==> flow/design.v <==
`timescale 1ns/1ps
module e0 (x, y);
	input [31:0] x;
	output [31:0] y;
	assign y = {x[1:0],x[31:2]} ^ {x[12:0],x[31:13]} ^ {x[21:0],x[31:22]};
endmodule
module e1 (x, y);
	input [31:0] x;
	output [31:0] y;
	assign y = {x[5:0],x[31:6]} ^ {x[10:0],x[31:11]} ^ {x[24:0],x[31:25]};
endmodule
module ch (x, y, z, o);
	input [31:0] x, y, z;
	output [31:0] o;
	assign o = z ^ (x & (y ^ z));
endmodule
module maj (x, y, z, o);
	input [31:0] x, y, z;
	output [31:0] o;
	assign o = (x & y) | (z & (x | y));
endmodule
module s0 (x, y);
	input [31:0] x;
	output [31:0] y;
	assign y[31:29] = x[6:4] ^ x[17:15];
	assign y[28:0] = {x[3:0], x[31:7]} ^ {x[14:0],x[31:18]} ^ x[31:3];
endmodule
module s1 (x, y);
	input [31:0] x;
	output [31:0] y;
	assign y[31:22] = x[16:7] ^ x[18:9];
	assign y[21:0] = {x[6:0],x[31:17]} ^ {x[8:0],x[31:19]} ^ x[31:10];
endmodule
`timescale 1ns/1ps
module sha256_transform #(
	parameter LOOP = 6'd4
) (
	input clk,
	input feedback,
	input [5:0] cnt,
	input [255:0] rx_state,
	input [511:0] rx_input,
	output reg [255:0] tx_hash
);
	localparam Ks = {
		32'h428a2f98, 32'h71374491, 32'hb5c0fbcf, 32'he9b5dba5,
		32'h3956c25b, 32'h59f111f1, 32'h923f82a4, 32'hab1c5ed5,
		32'hd807aa98, 32'h12835b01, 32'h243185be, 32'h550c7dc3,
		32'h72be5d74, 32'h80deb1fe, 32'h9bdc06a7, 32'hc19bf174,
		32'he49b69c1, 32'hefbe4786, 32'h0fc19dc6, 32'h240ca1cc,
		32'h2de92c6f, 32'h4a7484aa, 32'h5cb0a9dc, 32'h76f988da,
		32'h983e5152, 32'ha831c66d, 32'hb00327c8, 32'hbf597fc7,
		32'hc6e00bf3, 32'hd5a79147, 32'h06ca6351, 32'h14292967,
		32'h27b70a85, 32'h2e1b2138, 32'h4d2c6dfc, 32'h53380d13,
		32'h650a7354, 32'h766a0abb, 32'h81c2c92e, 32'h92722c85,
		32'ha2bfe8a1, 32'ha81a664b, 32'hc24b8b70, 32'hc76c51a3,
		32'hd192e819, 32'hd6990624, 32'hf40e3585, 32'h106aa070,
		32'h19a4c116, 32'h1e376c08, 32'h2748774c, 32'h34b0bcb5,
		32'h391c0cb3, 32'h4ed8aa4a, 32'h5b9cca4f, 32'h682e6ff3,
		32'h748f82ee, 32'h78a5636f, 32'h84c87814, 32'h8cc70208,
		32'h90befffa, 32'ha4506ceb, 32'hbef9a3f7, 32'hc67178f2};
	genvar i;
	generate
		for (i = 0; i < 64/LOOP; i = i + 1) begin : HASHERS
			wire [511:0] W;
			wire [255:0] state;
			if(i == 0)
				sha256_digester U (
					.clk(clk),
					.k(Ks[32*(63-cnt) +: 32]),
					.rx_w(feedback ? W : rx_input),
					.rx_state(feedback ? state : rx_state),
					.tx_w(W),
					.tx_state(state)
				);
			else
				sha256_digester U (
					.clk(clk),
					.k(Ks[32*(63-LOOP*i-cnt) +: 32]),
					.rx_w(feedback ? W : HASHERS[i-1].W),
					.rx_state(feedback ? state : HASHERS[i-1].state),
					.tx_w(W),
					.tx_state(state)
				);
		end
	endgenerate
	always @ (posedge clk)
	begin
		if (!feedback)
		begin
			tx_hash[(((0)+1)*(32)-1):((0)*(32))] <= rx_state[(((0)+1)*(32)-1):((0)*(32))] + HASHERS[64/LOOP-6'd1].state[(((0)+1)*(32)-1):((0)*(32))];
			tx_hash[(((1)+1)*(32)-1):((1)*(32))] <= rx_state[(((1)+1)*(32)-1):((1)*(32))] + HASHERS[64/LOOP-6'd1].state[(((1)+1)*(32)-1):((1)*(32))];
			tx_hash[(((2)+1)*(32)-1):((2)*(32))] <= rx_state[(((2)+1)*(32)-1):((2)*(32))] + HASHERS[64/LOOP-6'd1].state[(((2)+1)*(32)-1):((2)*(32))];
			tx_hash[(((3)+1)*(32)-1):((3)*(32))] <= rx_state[(((3)+1)*(32)-1):((3)*(32))] + HASHERS[64/LOOP-6'd1].state[(((3)+1)*(32)-1):((3)*(32))];
			tx_hash[(((4)+1)*(32)-1):((4)*(32))] <= rx_state[(((4)+1)*(32)-1):((4)*(32))] + HASHERS[64/LOOP-6'd1].state[(((4)+1)*(32)-1):((4)*(32))];
			tx_hash[(((5)+1)*(32)-1):((5)*(32))] <= rx_state[(((5)+1)*(32)-1):((5)*(32))] + HASHERS[64/LOOP-6'd1].state[(((5)+1)*(32)-1):((5)*(32))];
			tx_hash[(((6)+1)*(32)-1):((6)*(32))] <= rx_state[(((6)+1)*(32)-1):((6)*(32))] + HASHERS[64/LOOP-6'd1].state[(((6)+1)*(32)-1):((6)*(32))];
			tx_hash[(((7)+1)*(32)-1):((7)*(32))] <= rx_state[(((7)+1)*(32)-1):((7)*(32))] + HASHERS[64/LOOP-6'd1].state[(((7)+1)*(32)-1):((7)*(32))];
		end
	end
endmodule
module sha256_digester (clk, k, rx_w, rx_state, tx_w, tx_state);
	input clk;
	input [31:0] k;
	input [511:0] rx_w;
	input [255:0] rx_state;
	output reg [511:0] tx_w;
	output reg [255:0] tx_state;
	wire [31:0] e0_w, e1_w, ch_w, maj_w, s0_w, s1_w;
	e0	e0_blk	(rx_state[(((0)+1)*(32)-1):((0)*(32))], e0_w);
	e1	e1_blk	(rx_state[(((4)+1)*(32)-1):((4)*(32))], e1_w);
	ch	ch_blk	(rx_state[(((4)+1)*(32)-1):((4)*(32))], rx_state[(((5)+1)*(32)-1):((5)*(32))], rx_state[(((6)+1)*(32)-1):((6)*(32))], ch_w);
	maj	maj_blk	(rx_state[(((0)+1)*(32)-1):((0)*(32))], rx_state[(((1)+1)*(32)-1):((1)*(32))], rx_state[(((2)+1)*(32)-1):((2)*(32))], maj_w);
	s0	s0_blk	(rx_w[63:32], s0_w);
	s1	s1_blk	(rx_w[479:448], s1_w);
	wire [31:0] t1 = rx_state[(((7)+1)*(32)-1):((7)*(32))] + e1_w + ch_w + rx_w[31:0] + k;
	wire [31:0] t2 = e0_w + maj_w;
	wire [31:0] new_w = s1_w + rx_w[319:288] + s0_w + rx_w[31:0];
	always @ (posedge clk)
	begin
		tx_w[511:480] <= new_w;
		tx_w[479:0] <= rx_w[511:32];
		tx_state[(((7)+1)*(32)-1):((7)*(32))] <= rx_state[(((6)+1)*(32)-1):((6)*(32))];
		tx_state[(((6)+1)*(32)-1):((6)*(32))] <= rx_state[(((5)+1)*(32)-1):((5)*(32))];
		tx_state[(((5)+1)*(32)-1):((5)*(32))] <= rx_state[(((4)+1)*(32)-1):((4)*(32))];
		tx_state[(((4)+1)*(32)-1):((4)*(32))] <= rx_state[(((3)+1)*(32)-1):((3)*(32))] + t1;
		tx_state[(((3)+1)*(32)-1):((3)*(32))] <= rx_state[(((2)+1)*(32)-1):((2)*(32))];
		tx_state[(((2)+1)*(32)-1):((2)*(32))] <= rx_state[(((1)+1)*(32)-1):((1)*(32))];
		tx_state[(((1)+1)*(32)-1):((1)*(32))] <= rx_state[(((0)+1)*(32)-1):((0)*(32))];
		tx_state[(((0)+1)*(32)-1):((0)*(32))] <= t1 + t2;
	end
endmodule
`timescale 1ns/1ps
module fpgaminer_top (clk, rst, midstate, data, mask, golden_nonce, golden_valid);
   parameter LOOP_LOG2 = 5;
   localparam [5:0] LOOP = (6'd1 << LOOP_LOG2);
   localparam [31:0] GOLDEN_NONCE_OFFSET = (32'd1 << (7 - LOOP_LOG2)) + 32'd1;
   input clk;
   input rst;
   input [255:0] midstate;
   input [95:0]  data;
   input [31:0]  mask;
   output reg [31:0] golden_nonce;
   output reg 	     golden_valid;
   reg [255:0] state;
   reg [511:0] data_r;
   reg [31:0]  nonce;
   wire        hash_clk = clk;
   wire [255:0] hash, hash2;
   reg [5:0] 	cnt;
   reg 		feedback;
   sha256_transform #(.LOOP(LOOP)) uut (
					.clk(hash_clk),
					.feedback(feedback),
					.cnt(cnt),
					.rx_state(state),
					.rx_input(data_r),
					.tx_hash(hash)
					);
   sha256_transform #(.LOOP(LOOP)) uut2 (
					 .clk(hash_clk),
					 .feedback(feedback),
					 .cnt(cnt),
					 .rx_state(256'h5be0cd191f83d9ab9b05688c510e527fa54ff53a3c6ef372bb67ae856a09e667),
					 .rx_input({256'h0000010000000000000000000000000000000000000000000000000080000000, hash}),
					 .tx_hash(hash2)
					 );
   reg [255:0] 	midstate_buf, data_buf;
   reg [31:0] 	mask_buf;
   reg 		is_golden_ticket;
   reg 		feedback_d1;
   reg [2:0] 	primed;
   wire [5:0] 	cnt_next;
   wire [31:0] 	nonce_next;
   wire 	feedback_next;
   wire 	reset = rst;
   assign cnt_next =  reset ? 6'd0 : (LOOP == 1) ? 6'd0 : (cnt + 6'd1) & (LOOP-1);
   assign feedback_next = (LOOP == 1) ? 1'b0 : (cnt_next != {(LOOP_LOG2){1'b0}});
   assign nonce_next =
		      reset ? 32'd0 :
		      feedback_next ? nonce : (nonce + 32'd1);
   always @ (posedge hash_clk)
     begin
	midstate_buf <= midstate;
	data_buf <= {160'd0, data};
	mask_buf <= mask;
	cnt <= cnt_next;
	feedback <= feedback_next;
	feedback_d1 <= feedback;
	state <= midstate_buf;
	data_r <= {384'h000002800000000000000000000000000000000000000000000000000000000000000000000000000000000080000000, nonce_next, data_buf[95:0]};
	nonce <= nonce_next;
	if (reset)
	  primed <= 3'd0;
	else if (!feedback_d1 && primed != 3'd6)
	  primed <= primed + 3'd1;
	is_golden_ticket <= ((hash2[255:224] & mask_buf) == 32'h00000000) && !feedback_d1 && (primed == 3'd6) && !reset;
	if(is_golden_ticket)
	  begin
	     if (LOOP == 1)
	       golden_nonce <= nonce - 32'd131;
	     else if (LOOP == 2)
	       golden_nonce <= nonce - 32'd66;
	     else
	       golden_nonce <= nonce - GOLDEN_NONCE_OFFSET;
	  end
	golden_valid <= is_golden_ticket && !reset;
     end
endmodule
[Reports on fpgaminer_top]
The steps from the RTL of fpgaminer_top to its reports follow in flow order.
Lines are those of the file above, counted from 1.
Cell names lack the library's common part.
A cell with -- has no value.
Design
  design top: fpgaminer_top
  clock: clk
  standard-cell library: sky130hd
  corner: tt_025C_1v80

[Word level]
Counts by Yosys on the flattened word-level netlist (proc, flatten, opt, wreduce; memories kept). Register bits leave out memories and registers merged into their read ports (data or address). Print and check cells are left out. Cells with the same type and inputs are merged into one.
Bit counts
  flip-flop bits (word level): 4428
  latch bits: 0
  bits in writable memories: 0
  bits in read-only memories: 0
  clocked read ports x word width: 0
  memories: 0
  input port bits: 386
  output and inout port bits: 33
Operators by class
  $add $sub $neg: 62
  multiply operators: 0
  divide/modulo/power cells: 0
  $lt $le $gt $ge: 0
  equality and inequality tests: 2
  shift-type cells: 2
  mux-type cells: 11
  bitwise gates (word level): 69
  reductions and logical operators: 9
Operators with widths (number)
  variable part select 2048 x 32 -> 32 bit with constant A: 2
  adder 32 bit: 48
  2-to-1 mux 512 bit: 2
  2-to-1 mux 256 bit: 4
  2-to-1 mux 480 bit: 2
  XOR 32 bit: 24
  AND 32 bit: 13
  OR 32 bit: 8
  XOR 29 bit: 8
  XOR 22 bit: 8
  adder 31 x 32 -> 32 bit with constant A: 3
  adder 32 bit with constant A: 3
  2-to-1 mux 32 bit: 2
  XOR 10 bit: 4
  adder 29 x 32 -> 32 bit with constant A: 1
  adder 30 x 32 -> 32 bit with constant A: 1
  adder 32 x 1 -> 32 bit with constant B: 1
  subtractor 32 x 3 -> 32 bit with constant B: 1
  zero test 32 bit: 1
  XOR 3 bit: 4
  subtractor 6 x 5 -> 7 bit with constant A: 1
  subtractor 5 x 5 -> 6 bit with constant A: 1
  nonzero test 6 bit: 1
  logical AND 1 bit: 5
  adder 5 x 1 -> 5 bit with constant B: 1
  2-to-1 mux 5 bit: 1
  adder 3 x 1 -> 3 bit with constant B: 1
  == test 3 bit with constant B: 1
Other operator kinds: 2; their cells: 3.

[Longest topological paths]
Yosys ltp: most cells in a row. Word level: on the elaborated netlist, between registers, memories and ports. Mapped: between sequential cells and ports; inverters and the memories' decode and read muxes count.
Depth
  depth after elaboration: 8
  ABC_AREA: 0
  mapped depth: 43

[After synthesis]
Source: synth_stat.txt of the flow (Yosys; design flattened, memories mapped). It holds for the ABC_AREA given above (unset counts as 0); a run with the other value may have another netlist.
Synthesis totals
  cell count: 17019
  mapped area: 189234.0 sq um
  sequential area: 86723.2 sq um
  flip-flop cells: 4172
  buffers: 541
Cells by type (number)
  dfxtp_1: 3852
  mux2_2: 1649
  fa_1: 729
  xnor2_1: 1470
  ha_1: 778
  edfxtp_1: 320
  mux2i_1: 647
  inv_1: 1676
  and2_1: 753
  a21oi_1: 661
  nor2_1: 668
  xor2_1: 276
  nand2_1: 620
  a21o_1: 288
  o21ai_0: 395
  nand2b_1: 224
  o21a_1: 142
  buf_2: 211
Other cell types: 93; their cells: 1660.
The figures by module come from a second, unflattened synthesis with its own total; it is not the netlist above.
Second synthesis, totals
  cell total of the unflattened synthesis: 18898
  area total of the unflattened synthesis: 221786.5 sq um
Rows give one instance, submodules left out.
By module
  sha256_digester: instances 4, cells 2051, area 26072.5 sq um
  sha256_transform (LOOP=32): instances 2, cells 4401, area 41997.8 sq um
  fpgaminer_top: instances 1, cells 1124, area 18611.6 sq um
  e0: instances 4, cells 32, area 772.0 sq um
  e1: instances 4, cells 32, area 764.5 sq um
  s0: instances 4, cells 32, area 719.4 sq um
  s1: instances 4, cells 32, area 625.6 sq um
  ch: instances 4, cells 32, area 480.5 sq um
  maj: instances 4, cells 32, area 360.3 sq um

[Worst setup path after synthesis]
OpenSTA on the mapped netlist: ideal clock, no wires. The path of least setup slack (recovery checks aside). Input and output delay are each 20% of the period. Register names are those of the netlist, which keeps one name where synthesis merged equal registers.
Timing path after synthesis
  path kind: flip-flop to flip-flop
  start point: reg feedback
  end point: reg uut2.HASHERS[0].genblk1.U.tx_state[153]
  clock period: 12.0 ns
  launch time at the first pin: 0.000 ns
  arrival: 16.415 ns
  path slack: -4.487 ns
  delay of the path: 16.487 ns
  driving pins on the path: 35
  path buffers: 5
  synthesis period reached: 16.487 ns
"delay of the path" = arrival - input delay + setup time.
"driving pins on the path" counts driving pins, that of a launching flip-flop among them; a cell with two outputs on the path counts twice.
"synthesis period reached" = period - worst setup slack (recovery checks aside). The figure is calculated, with input and output delays left at 20% of the set period.
Between the ends stands the longest chain of elaborated cells between them, by number of cells; it is not shown to be the way that was timed. Of several equally long chains one is given.
A line is the first line of the expression or statement that the cell stems from. Yosys adds cells for indexed reads and writes and turns some case tables into memories.
Between the ends, after synthesis
  path through: dfxtp_1 -> buf_2 -> buf_2 -> buf_2 -> inv_1 -> clkbuf_1 -> clkbuf_1 -> nor2_1 -> fa_1 -> fa_1 -> fa_1 -> inv_1 -> ha_1 -> a21o_1 -> a311o_1 -> o311a_1 -> nor2_1 -> o21ai_0 -> a31o_2 -> a21o_1 -> a21oi_1 -> o21ba_2 -> xnor2_1 -> ha_1 -> a21o_1 -> a2111oi_0 -> o21ai_0 -> a31oi_1 -> o211ai_1 -> a311oi_1 -> a2111oi_1 -> or3_1 -> a21o_1 -> a21oi_1 -> xnor2_1
  length of the longest elaborated chain: 8
  elaborated cells between the ends (all ways): 12
  source lines of those cells: 6
Ends and longest elaborated chain, after synthesis
  from (decl): line 151  | reg feedback;
  from (assign): line 188  | feedback <= feedback_next;
  2-to-1 mux 256 bit: line 72  | .rx_state(feedback ? state : rx_state),
  XOR 32 bit (2 in a row): line 10  | assign y = {x[5:0],x[31:6]} ^ {x[10:0],x[31:11]} ^ {x[24:0],x[31:25]};
  adder 32 bit (4 in a row): line 116  | wire [31:0] t1 = rx_state[(((7)+1)*(32)-1):((7)*(32))] + e1_w + ch_w + rx_w[31:0] + k;
  adder 32 bit: line 126  | tx_state[(((4)+1)*(32)-1):((4)*(32))] <= rx_state[(((3)+1)*(32)-1):((3)*(32))] + t1;
  to (assign): line 126
  to (decl): line 108  | output reg [255:0] tx_state;

[Path in the finished layout]
From the final timing report of record 2: the path of least setup slack in the routed layout; clock arrival at registers is part of the times.
Timing path after layout
  path kind: flip-flop to flip-flop
  start point: reg cnt[1]
  end point: reg uut.HASHERS[0].genblk1.U.tx_state[29]
  clock period: 10.9 ns
  launch time at the first pin: 1.00 ns
  arrival: 10.85 ns
  path slack: 0.99 ns
  driving pins on the path: 37
  path buffers: 4
Between the ends stands the longest chain of elaborated cells between them, by number of cells; it is not shown to be the way that was timed. Of several equally long chains one is given.
Between the ends, after layout
  path through: dfxtp_1 -> clkinv_1 -> ha_1 -> buf_4 -> nor2_1 -> nor3_1 -> o31ai_1 -> buf_4 -> fa_1 -> inv_1 -> fa_1 -> fa_1 -> inv_1 -> ha_1 -> fa_1 -> a21oi_1 -> o21ai_1 -> o41a_2 -> a32oi_2 -> nand2b_1 -> a21oi_1 -> xor2_1 -> buf_4 -> fa_1 -> inv_1 -> ha_1 -> nand4_1 -> inv_1 -> nand4_1 -> o21ai_0 -> a31oi_1 -> a211oi_1 -> o41ai_1 -> buf_4 -> o21bai_1 -> a21oi_1 -> xnor2_1
  length of the longest elaborated chain: 4
  elaborated cells between the ends (all ways): 4
  source lines of those cells: 3
Ends and longest elaborated chain, after layout
  from (assign): line 187  | cnt <= cnt_next;
  subtractor 6 x 5 -> 7 bit: line 70  | .k(Ks[32*(63-cnt) +: 32]),
  variable part select 2048 x 32 -> 32 bit: line 70
  adder 32 bit: line 116  | wire [31:0] t1 = rx_state[(((7)+1)*(32)-1):((7)*(32))] + e1_w + ch_w + rx_w[31:0] + k;
  adder 32 bit: line 130  | tx_state[(((0)+1)*(32)-1):((0)*(32))] <= t1 + t2;
  to (assign): line 130
  to (decl): line 108  | output reg [255:0] tx_state;

Memo
Re: implementation data of fpgaminer_top

Settings and measured results of 5 stored flow runs for module fpgaminer_top (sky130hd), not sorted in any way. The constraints put input and output delay at 20% of the set period each and load the outputs with 0.01 pF.
"achieved clock period (ns)" is the run's clock period less its worst setup slack. It is reckoned from that one timing run; input and output delays stay at 20% of the period that was set.
By "worst setup path time (ns)" is meant the share of the clock period that the worst setup path is allowed (20% is reserved at inputs, 20% at outputs), minus its slack. Clock arrival times at its registers enter into it.

settings of record 1
{
  "ABC_AREA": 1,
  "CELL_PAD_IN_SITES_DETAIL_PLACEMENT": 2,
  "CORE_ASPECT_RATIO": 1.73,
  "CORE_MARGIN": 8,
  "CORE_UTILIZATION": 16,
  "GPL_TIMING_DRIVEN": 0,
  "MAX_ROUTING_LAYER": "met5",
  "MIN_ROUTING_LAYER": "met2",
  "PLACE_DENSITY": 0.88,
  "SETUP_SLACK_MARGIN": 5.0,
  "SLEW_MARGIN": 25,
  "TNS_END_PERCENT": 10,
  "period_ns": 16.7,
  "CAP_MARGIN": 20
}
report of record 1: did not finish, route, GRT-0116

settings of record 2
{
  "CORE_UTILIZATION": 27,
  "PLACE_DENSITY": 0.6,
  "period_ns": 10.9,
  "CAP_MARGIN": 20,
  "CORE_MARGIN": 2,
  "SLEW_MARGIN": 20
}
report of record 2
yosys chip area after synthesis (um^2): 189234.0
finish__design__die__area: 707575.0
finish__design__instance__area__stdcell: 223036.0
finish__design__instance__utilization: 0.3192
finish__timing__setup__ws: 0.987
finish__timing__setup__tns: 0.000
finish__timing__hold__ws: 0.300
achieved clock period (ns): 9.913
worst setup path time (ns): 9.91
worst setup path kind: flip-flop to flip-flop

settings of record 3
{
  "CAP_MARGIN": 20,
  "CELL_PAD_IN_SITES_GLOBAL_PLACEMENT": 1,
  "CORE_ASPECT_RATIO": 0.62,
  "CORE_UTILIZATION": 17,
  "GPL_ROUTABILITY_DRIVEN": 1,
  "GPL_TIMING_DRIVEN": 0,
  "MIN_ROUTING_LAYER": "met1",
  "PLACE_DENSITY_LB_ADDON": 0.1,
  "SETUP_SLACK_MARGIN": 0.5,
  "period_ns": 6.21,
  "CORE_MARGIN": 2,
  "SLEW_MARGIN": 20
}
report of record 3
yosys chip area after synthesis (um^2): 189234.0
finish__design__die__area: 1121840.0
finish__design__instance__area__stdcell: 248324.0
finish__design__instance__utilization: 0.2235
finish__timing__setup__ws: -4.519
finish__timing__setup__tns: -840.994
finish__timing__hold__ws: 0.262
achieved clock period (ns): 10.729
worst setup path time (ns): 10.73
worst setup path kind: flip-flop to flip-flop

settings of record 4
{
  "CAP_MARGIN": 20,
  "CELL_PAD_IN_SITES_GLOBAL_PLACEMENT": 1,
  "CORE_ASPECT_RATIO": 0.62,
  "CORE_UTILIZATION": 17,
  "GPL_ROUTABILITY_DRIVEN": 1,
  "HOLD_SLACK_MARGIN": -0.01,
  "MIN_ROUTING_LAYER": "met1",
  "PLACE_DENSITY_LB_ADDON": 0.1,
  "SETUP_SLACK_MARGIN": 0.5,
  "period_ns": 7.3,
  "CORE_MARGIN": 2,
  "SLEW_MARGIN": 20
}
report of record 4
yosys chip area after synthesis (um^2): 189234.0
finish__design__die__area: 1121840.0
finish__design__instance__area__stdcell: 266314.0
finish__design__instance__utilization: 0.2396
finish__timing__setup__ws: -1.257
finish__timing__setup__tns: -84.739
finish__timing__hold__ws: 0.238
achieved clock period (ns): 8.557
worst setup path time (ns): 8.56
worst setup path kind: flip-flop to flip-flop

settings of record 5
{
  "CORE_UTILIZATION": 45,
  "PLACE_DENSITY": 0.6,
  "SETUP_SLACK_MARGIN": 0.62,
  "period_ns": 10.9,
  "CAP_MARGIN": 20,
  "CORE_MARGIN": 2,
  "SLEW_MARGIN": 20
}
report of record 5
yosys chip area after synthesis (um^2): 189234.0
finish__design__die__area: 425724.0
finish__design__instance__area__stdcell: 217268.0
finish__design__instance__utilization: 0.5178
finish__timing__setup__ws: 1.022
finish__timing__setup__tns: 0.000
finish__timing__hold__ws: 0.304
achieved clock period (ns): 9.878
worst setup path time (ns): 9.88
worst setup path kind: flip-flop to flip-flop
